==> flow/design.v <==
module alu_top (
    input             clk,
    input      [15:0] a,
    input      [15:0] b,
    input      [2:0]  opcode,
    input             mode,
    output reg [15:0] result,
    output reg        za,
    output reg        zb,
    output reg        eq,
    output reg        gt,
    output reg        lt
);
    reg [15:0] a_q, b_q;
    reg [2:0]  opcode_q;
    reg        mode_q;
    wire [15:0] alu_out;
    wire        za_w, zb_w, eq_w, gt_w, lt_w;
    ALU u_alu (.a(a_q), .b(b_q), .opcode(opcode_q), .mode(mode_q),
               .outALU(alu_out), .za(za_w), .zb(zb_w), .eq(eq_w), .gt(gt_w), .lt(lt_w));
    always @(posedge clk) begin
        a_q      <= a;
        b_q      <= b;
        opcode_q <= opcode;
        mode_q   <= mode;
        result   <= alu_out;
        za       <= za_w;
        zb       <= zb_w;
        eq       <= eq_w;
        gt       <= gt_w;
        lt       <= lt_w;
    end
endmodule

module arith(a,b,opcode,outau);
input [15:0] a;
input [15:0] b;
input [2:0] opcode;
output [15:0] outau;
reg [15:0] outau;
always@(*)
begin
	case(opcode)
	3'b000: outau = a+b;
	3'b001: outau = a * b;
	3'b010: if (a > b) begin
		outau = a - b;
		end
		else begin
		outau = b - a;
		end
	3'b011: if (a > b) begin
		outau = (b == 16'h0000) ? 16'h0000 : a / b;
		end
		else begin
		outau = (a == 16'h0000) ? 16'h0000 : b / a;
		end
	default outau = 16'h0000;
	endcase
end
endmodule
module logic_unit(a,b,opcode,outlu,za,zb,eq,gt,lt);
input [15:0] a;
input [15:0] b;
input [2:0] opcode;
output [15:0] outlu;
output za, zb,eq,gt,lt;
reg [15:0] outlu;
reg za,zb,eq,gt,lt;
always@(*)
begin
	case(opcode)
	3'b000: outlu = (a & b);
	3'b001: outlu = (a | b);
	3'b010: outlu = (~(a | b));
	3'b011: outlu = (~(a & b));
	3'b100: outlu = (~ a);
	3'b101: outlu = (~ b);
	3'b110: outlu = (a ^ b);
	3'b111: outlu = (~(a ^ b));
	endcase
end
always@(*)
begin
	if( a == b) begin
	eq = 1;
	end
	else begin
	eq = 0;
	end
	if ( a > b) begin
	gt = 1;
	end
	else begin
	gt = 0;
	end
	if ( a < b) begin
	lt = 1;
	end
	else begin
	lt = 0;
	end
	if( a == 16'h0000) begin
	za = 1;
	end
	else begin
	za = 0;
	end
	if (b == 16'h0000) begin
	zb = 1;
	end
	else begin
	zb = 0;
	end
end
endmodule
module ALU( a, b, opcode, mode, outALU, za, zb, eq, gt, lt);
input [15:0] a;
input [15:0] b;
input [2:0] opcode;
input mode;
output [15:0] outALU;
output za, zb, eq, gt, lt;
reg [15:0] outALU;
reg za, zb, eq, gt, lt;
wire [15:0] outau;
wire [15:0] outlu;
wire tza, tzb, teq, tgt, tlt;
arith a1 (.a(a), .b(b), .opcode(opcode), .outau(outau));
logic_unit l1 (.a(a), .b(b), .opcode(opcode), .outlu(outlu), .za(tza), .zb(tzb), .eq(teq), .gt(tgt), .lt(tlt));
always@(*)
begin
	if(mode == 0) begin
	outALU = outau;
	end
	else if (mode == 1) begin
	outALU = outlu;
	end
	else begin
	outALU = 16'h0000;
	end
	za = tza;
	zb = tzb;
	eq = teq;
	gt = tgt;
	lt = tlt;
end
endmodule
* From RTL to reports: alu_top
What the tools print for alu_top, step after step. Line numbers count from 1 in the design file above. The mark n/a stands for no value.
Set-up: top module alu_top, clock clk, cell library sky130hd, timing corner tt_025C_1v80

* Word-level counts
Source: Yosys, flattened and elaborated, memories not mapped. Widths are those after wreduce; folded enables and synchronous resets count as part of the registers. Registers that Yosys merges into a memory's read port (data or address) are not register bits. Print and check cells do not count. Equal cells are merged and count once.
Storage and ports: register bits 57, elaborated cells 49
Operators by class: add/sub/neg operators 3, multiply operators 1, divide/modulo/power cells 2, $lt $le $gt $ge 2, equality and inequality tests 8, muxes and demuxes 12, bitwise operators 8, reduce/logical cells 3
Operators by type and width (count):
- divider 16 x 16 -> 16 bit | 2
- multiplier 16 x 16 -> 16 bit | 1
- parallel mux 16 bit (select 8 bit) | 1
- inverter 16 bit | 5
- two-way mux 16 bit | 5
- parallel mux 16 bit (select 4 bit) | 1
- subtractor 16 bit | 2
- zero test 16 bit | 2
- adder 16 bit | 1
- greater-than comparator 16 bit | 1
- less-than comparator 16 bit | 1
- equality test 16 bit | 1
- AND 16 bit | 1
- OR 16 bit | 1
- bitwise XOR 16 bit | 1
- equality test 3 bit with constant B | 4
- equality test 3 x 2 -> 1 bit with constant B | 2
- two-way mux 1 bit | 5
- equality test 3 x 1 -> 1 bit with constant B | 1
- zero test 3 bit | 1

* Logic depth
Yosys ltp: most cells in a row. Word level: on the elaborated netlist, between registers, memories and ports. Mapped: between sequential cells and ports; inverters and the memories' decode and read muxes count.
Logic depth: word-level depth 5, ABC_AREA 0, depth in mapped cells 169, gate-level depth less buffers 152

* Mapped cells and area
Yosys stat after the flow's synthesis: flattened, memories mapped to cells. It holds for the ABC_AREA given above (unset counts as 0); a run with the other value may have another netlist. The area totals of this step are shown rounded.
Cells by type:
- sky130_fd_sc_hd__ha_1 | count 248, total area 3.1E+03 µm²
- sky130_fd_sc_hd__fa_1 | count 83, total area 1.66E+03 µm²
- sky130_fd_sc_hd__dfxtp_1 | count 57, total area 1.14E+03 µm²
- sky130_fd_sc_hd__xnor2_1 | count 99, total area 867.082 µm²
- sky130_fd_sc_hd__nand2_1 | count 229, total area 859.574 µm²
- sky130_fd_sc_hd__a21oi_1 | count 167, total area 835.802 µm²
- sky130_fd_sc_hd__nor2_1 | count 202, total area 758.227 µm²
- sky130_fd_sc_hd__inv_1 | count 195, total area 731.952 µm²
- sky130_fd_sc_hd__o21ai_0 | count 112, total area 560.538 µm²
- sky130_fd_sc_hd__mux2i_1 | count 49, total area 490.47 µm²
- sky130_fd_sc_hd__mux2_2 | count 37, total area 416.65 µm²
- sky130_fd_sc_hd__xor2_1 | count 45, total area 394.128 µm²
- sky130_fd_sc_hd__a21o_1 | count 38, total area 285.274 µm²
- sky130_fd_sc_hd__nor3_1 | count 52, total area 260.25 µm²
- sky130_fd_sc_hd__o211ai_1 | count 32, total area 240.23 µm²
- sky130_fd_sc_hd__clkbuf_1 | count 63, total area 236.477 µm²
- sky130_fd_sc_hd__nand3_1 | count 41, total area 205.197 µm²
- sky130_fd_sc_hd__o21a_1 | count 25, total area 187.68 µm²
Other cell types: 76; their cells: 393.
Synthesis totals: standard cells after synthesis 2167, synthesis area 16000 µm², sequential area 1100 µm², mapped flip-flops 57, buffers 99
The figures by module come from a second, unflattened synthesis with its own total; it is not the netlist above.
Second synthesis, totals: cell total of the unflattened synthesis 2257, area (unflattened synthesis) 17000 µm²
Each row is one instance without its submodules.
By module:
- arith | times used 1, cells 1885, area 14000 µm², seq. area 0.0 µm²
- logic_unit | times used 1, cells 297, area 2200 µm², seq. area 0.0 µm²
- alu_top | times used 1, cells 57, area 1100 µm², seq. area 1100 µm²
- ALU | times used 1, cells 18, area 250 µm², seq. area 0.0 µm²

* Path before layout
OpenSTA on the mapped netlist: ideal clock, no wires. The path of least setup slack (recovery checks aside). Input and output delay are each 20% of the period. Register names are those of the netlist, which keeps one name where synthesis merged equal registers.
Path post-synthesis: path kind reg2reg, from register a_q[4], to register result[0], clock period 45000 ps, arrival 30382 ps, required time 44877 ps, path slack 14495 ps, delay of the path 30505 ps, stages 148, synthesis period reached 30505 ps
"delay of the path" = arrival - input delay + setup time. "stages" counts driving pins, that of a launching flip-flop among them; a cell with two outputs on the path counts twice. "synthesis period reached" is the clock period less the worst setup slack; recovery checks do not enter. This is arithmetic on one report: input and output delays are still those of the set period (20% each). Between the ends stands the longest chain of elaborated cells between them, by number of cells; it is not shown to be the way that was timed. Of several equally long chains one is given. Each line given opens the expression or statement behind the cell; cells for indexed reads and writes are added by Yosys, which also makes memories of some case tables.
On the way, post-synthesis: cells stage by stage sky130_fd_sc_hd__dfxtp_1 -> sky130_fd_sc_hd__clkbuf_1 -> sky130_fd_sc_hd__clkinv_1 -> sky130_fd_sc_hd__ha_1 -> sky130_fd_sc_hd__buf_2 -> sky130_fd_sc_hd__nor4_4 -> sky130_fd_sc_hd__o31ai_2 -> sky130_fd_sc_hd__a31oi_4 -> sky130_fd_sc_hd__o21ai_4 -> sky130_fd_sc_hd__inv_4 -> sky130_fd_sc_hd__buf_8 -> sky130_fd_sc_hd__buf_2 -> sky130_fd_sc_hd__buf_1 -> sky130_fd_sc_hd__clkbuf_1 -> sky130_fd_sc_hd__clkbuf_1 -> sky130_fd_sc_hd__nor2_1 -> sky130_fd_sc_hd__a21oi_1 -> sky130_fd_sc_hd__ha_1 -> [... 112 more ...] -> sky130_fd_sc_hd__ha_1 -> sky130_fd_sc_hd__o21a_1 -> sky130_fd_sc_hd__o21a_1 -> sky130_fd_sc_hd__o211ai_1 -> sky130_fd_sc_hd__a31oi_1 -> sky130_fd_sc_hd__nor2_1 -> sky130_fd_sc_hd__a21oi_1 -> sky130_fd_sc_hd__a41oi_1 -> sky130_fd_sc_hd__a21bo_2 -> sky130_fd_sc_hd__clkbuf_1 -> sky130_fd_sc_hd__clkbuf_1 -> sky130_fd_sc_hd__mux2_2 -> sky130_fd_sc_hd__ha_1 -> sky130_fd_sc_hd__a21oi_1 -> sky130_fd_sc_hd__nor4_1 -> sky130_fd_sc_hd__a2111oi_0 -> sky130_fd_sc_hd__and3_1 -> sky130_fd_sc_hd__a21oi_1, cells in the longest elaborated chain 5
RTL lines, path post-synthesis:
- from (decl) | RTL line 14 | reg [15:0] a_q, b_q;
- from (assign) | RTL line 22 | a_q      <= a;
- divider 16 x 16 -> 16 bit | RTL line 56 | outau = (a == 16'h0000) ? 16'h0000 : b / a;
- two-way mux 16 bit | RTL line 56
- two-way mux 16 bit | RTL line 52 | 3'b011: if (a > b) begin
- parallel mux 16 bit (select 4 bit) | RTL line 43 | case(opcode)
- two-way mux 16 bit | RTL line 133 | if(mode == 0) begin
- to (assign) | RTL line 26 | result   <= alu_out;
- to (decl) | RTL line 7 | output reg [15:0] result,

* Timing after layout
From the final timing report of flow run 1: the path of least setup slack in the routed layout; clock arrival at registers is part of the times. The report prints the path's times to 10 ps; the period is as set.
Path after layout: path kind reg2reg, from register b_q[7], to register result[0], clock period 45000 ps, arrival 38340 ps, required time 45280 ps, path slack 6940 ps, stages 154
Between the ends stands the longest chain of elaborated cells between them, by number of cells; it is not shown to be the way that was timed. Of several equally long chains one is given.
On the way, after layout: cells stage by stage sky130_fd_sc_hd__dfxtp_1 -> sky130_fd_sc_hd__clkbuf_2 -> sky130_fd_sc_hd__clkinvlp_4 -> sky130_fd_sc_hd__ha_1 -> sky130_fd_sc_hd__buf_4 -> sky130_fd_sc_hd__or2_1 -> sky130_fd_sc_hd__o21bai_1 -> sky130_fd_sc_hd__a31oi_4 -> sky130_fd_sc_hd__o21ai_4 -> sky130_fd_sc_hd__inv_4 -> sky130_fd_sc_hd__buf_8 -> sky130_fd_sc_hd__clkbuf_4 -> sky130_fd_sc_hd__clkbuf_4 -> sky130_fd_sc_hd__clkbuf_4 -> sky130_fd_sc_hd__nand2_1 -> sky130_fd_sc_hd__nand2_1 -> sky130_fd_sc_hd__clkinvlp_4 -> sky130_fd_sc_hd__ha_1 -> [... 118 more ...] -> sky130_fd_sc_hd__ha_1 -> sky130_fd_sc_hd__o21a_1 -> sky130_fd_sc_hd__o21a_1 -> sky130_fd_sc_hd__o211ai_1 -> sky130_fd_sc_hd__a31oi_1 -> sky130_fd_sc_hd__nor2_1 -> sky130_fd_sc_hd__a21oi_1 -> sky130_fd_sc_hd__a41oi_1 -> sky130_fd_sc_hd__a21bo_2 -> sky130_fd_sc_hd__clkbuf_2 -> sky130_fd_sc_hd__buf_2 -> sky130_fd_sc_hd__mux2_2 -> sky130_fd_sc_hd__ha_1 -> sky130_fd_sc_hd__a21oi_1 -> sky130_fd_sc_hd__nor4_1 -> sky130_fd_sc_hd__a2111oi_0 -> sky130_fd_sc_hd__and3_1 -> sky130_fd_sc_hd__a21oi_1, cells in the longest elaborated chain 5
RTL lines, path after layout:
- from (decl) | RTL line 14 | reg [15:0] a_q, b_q;
- from (assign) | RTL line 23 | b_q      <= b;
- divider 16 x 16 -> 16 bit | RTL line 56 | outau = (a == 16'h0000) ? 16'h0000 : b / a;
- two-way mux 16 bit | RTL line 56
- two-way mux 16 bit | RTL line 52 | 3'b011: if (a > b) begin
- parallel mux 16 bit (select 4 bit) | RTL line 43 | case(opcode)
- two-way mux 16 bit | RTL line 133 | if(mode == 0) begin
- to (assign) | RTL line 26 | result   <= alu_out;
- to (decl) | RTL line 7 | output reg [15:0] result,

Subject: flow runs of alu_top

Hi,

Settings and measured results of 4 stored flow runs for module alu_top (sky130hd), not sorted in any way. The constraints put input and output delay at 20% of the set period each and load the outputs with 0.01 pF.
"clock period reached" means the clock period less the worst setup slack. The figure is calculated, with input and output delays left at 20% of the set period.
"allowed time less slack (worst setup path)": the worst setup path's part of the clock period (all of it between registers, 20% less for each end at a port) less its slack. A launch clock that arrives late makes it longer, a capture clock that arrives late makes it shorter.
"total design power" rests on the timing tool's default activity at the inputs, not on a simulated workload.
"allowed time less slack (worst setup path)" is known to 10 ps.
The results are shown rounded.

[flow run 1] flow files
==> flow/run.sh <==
#!/bin/bash
# the make line also repeats the synthesis and layout settings of config.mk as NAME=value (left out here)
make -C /OpenROAD-flow-scripts/flow DESIGN_CONFIG=/design/flow/config.mk WORK_HOME=/design/flow/orfs CLKGATE_MAP_FILE= finish
==> flow/config.mk <==
export PLATFORM = sky130hd
export DESIGN_NAME = alu_top
export DESIGN_NICKNAME = alu_top
export VERILOG_FILES = /design/flow/design.v
export SDC_FILE = /design/flow/constraint.sdc
export NUM_CORES = 4
export LEC_CHECK = 0
export CAP_MARGIN = 5
export CELL_PAD_IN_SITES_DETAIL_PLACEMENT = 2
export CELL_PAD_IN_SITES_GLOBAL_PLACEMENT = 3
export CORE_ASPECT_RATIO = 0.84
export CORE_MARGIN = 7
export CORE_UTILIZATION = 21
export GPL_TIMING_DRIVEN = 0
export HOLD_SLACK_MARGIN = 0.16
export MAX_ROUTING_LAYER = met5
export MIN_ROUTING_LAYER = met2
export SETUP_SLACK_MARGIN = 5.0
export SLEW_MARGIN = 10
export TNS_END_PERCENT = 70
==> flow/constraint.sdc <==
create_clock -name core_clock -period 45.0 [get_ports {clk}]
set_input_delay 9.0000 -clock core_clock [delete_from_list [all_inputs] [get_ports {clk}]]
set_output_delay 9.0000 -clock core_clock [all_outputs]
set_load 0.01 [all_outputs]

[flow run 1] result: synthesized cell area 16000 µm²; die footprint 85000 µm²; standard-cell area of the final layout 19000 µm²; post-route utilization 0.25; setup slack of the worst path 6900 ps; final setup TNS 0 ps; lowest hold slack 870 ps; total design power 0.93 mW; clock period reached 38059 ps; allowed time less slack (worst setup path) 38060 ps; worst setup path type reg2reg

[flow run 2] flow files
==> flow/run.sh <==
#!/bin/bash
# the make line also repeats the synthesis and layout settings of config.mk as NAME=value (left out here)
make -C /OpenROAD-flow-scripts/flow DESIGN_CONFIG=/design/flow/config.mk WORK_HOME=/design/flow/orfs CLKGATE_MAP_FILE= finish
==> flow/config.mk <==
export PLATFORM = sky130hd
export DESIGN_NAME = alu_top
export DESIGN_NICKNAME = alu_top
export VERILOG_FILES = /design/flow/design.v
export SDC_FILE = /design/flow/constraint.sdc
export NUM_CORES = 4
export LEC_CHECK = 0
export CAP_MARGIN = 0
export CELL_PAD_IN_SITES_DETAIL_PLACEMENT = 2
export CORE_MARGIN = 2
export CORE_UTILIZATION = 32
export MAX_ROUTING_LAYER = met4
export MIN_ROUTING_LAYER = met2
export PLACE_DENSITY_LB_ADDON = 0.08
export SETUP_SLACK_MARGIN = -0.24
export SLEW_MARGIN = 20
==> flow/constraint.sdc <==
create_clock -name core_clock -period 29.6 [get_ports {clk}]
set_input_delay 5.9200 -clock core_clock [delete_from_list [all_inputs] [get_ports {clk}]]
set_output_delay 5.9200 -clock core_clock [all_outputs]
set_load 0.01 [all_outputs]

[flow run 2] result: synthesized cell area 16000 µm²; die footprint 52000 µm²; standard-cell area of the final layout 21000 µm²; post-route utilization 0.41; setup slack of the worst path 130 ps; final setup TNS 0 ps; lowest hold slack 880 ps; total design power 1.7 mW; clock period reached 29473 ps; allowed time less slack (worst setup path) 29470 ps; worst setup path type reg2reg

[flow run 3] flow files
==> flow/run.sh <==
#!/bin/bash
# the make line also repeats the synthesis and layout settings of config.mk as NAME=value (left out here)
make -C /OpenROAD-flow-scripts/flow DESIGN_CONFIG=/design/flow/config.mk WORK_HOME=/design/flow/orfs CLKGATE_MAP_FILE= finish
==> flow/config.mk <==
export PLATFORM = sky130hd
export DESIGN_NAME = alu_top
export DESIGN_NICKNAME = alu_top
export VERILOG_FILES = /design/flow/design.v
export SDC_FILE = /design/flow/constraint.sdc
export NUM_CORES = 4
export LEC_CHECK = 0
export CAP_MARGIN = 20
export CORE_MARGIN = 2
export CORE_UTILIZATION = 40
export SLEW_MARGIN = 20
==> flow/constraint.sdc <==
create_clock -name core_clock -period 31.7 [get_ports {clk}]
set_input_delay 6.3400 -clock core_clock [delete_from_list [all_inputs] [get_ports {clk}]]
set_output_delay 6.3400 -clock core_clock [all_outputs]
set_load 0.01 [all_outputs]

[flow run 3] result: synthesized cell area 16000 µm²; die footprint 42000 µm²; standard-cell area of the final layout 19000 µm²; post-route utilization 0.47; setup slack of the worst path 1500 ps; final setup TNS 0 ps; lowest hold slack 740 ps; total design power 1.1 mW; clock period reached 30172 ps; allowed time less slack (worst setup path) 30170 ps; worst setup path type reg2reg

[flow run 4] flow files
==> flow/run.sh <==
#!/bin/bash
# the make line also repeats the synthesis and layout settings of config.mk as NAME=value (left out here)
make -C /OpenROAD-flow-scripts/flow DESIGN_CONFIG=/design/flow/config.mk WORK_HOME=/design/flow/orfs CLKGATE_MAP_FILE= finish
==> flow/config.mk <==
export PLATFORM = sky130hd
export DESIGN_NAME = alu_top
export DESIGN_NICKNAME = alu_top
export VERILOG_FILES = /design/flow/design.v
export SDC_FILE = /design/flow/constraint.sdc
export NUM_CORES = 4
export LEC_CHECK = 0
export CAP_MARGIN = 5
export CELL_PAD_IN_SITES_DETAIL_PLACEMENT = 1
export CELL_PAD_IN_SITES_GLOBAL_PLACEMENT = 1
export CORE_ASPECT_RATIO = 0.84
export CORE_MARGIN = 2
export CORE_UTILIZATION = 21
export MAX_ROUTING_LAYER = met5
export MIN_ROUTING_LAYER = met2
export SETUP_SLACK_MARGIN = 5.0
export SLEW_MARGIN = 30
export TNS_END_PERCENT = 70
==> flow/constraint.sdc <==
create_clock -name core_clock -period 45.0 [get_ports {clk}]
set_input_delay 9.0000 -clock core_clock [delete_from_list [all_inputs] [get_ports {clk}]]
set_output_delay 9.0000 -clock core_clock [all_outputs]
set_load 0.01 [all_outputs]

[flow run 4] result: synthesized cell area 16000 µm²; die footprint 79000 µm²; standard-cell area of the final layout 19000 µm²; post-route utilization 0.24; setup slack of the worst path 7500 ps; final setup TNS 0 ps; lowest hold slack 850 ps; total design power 0.94 mW; clock period reached 37490 ps; allowed time less slack (worst setup path) 37490 ps; worst setup path type reg2reg

Regards
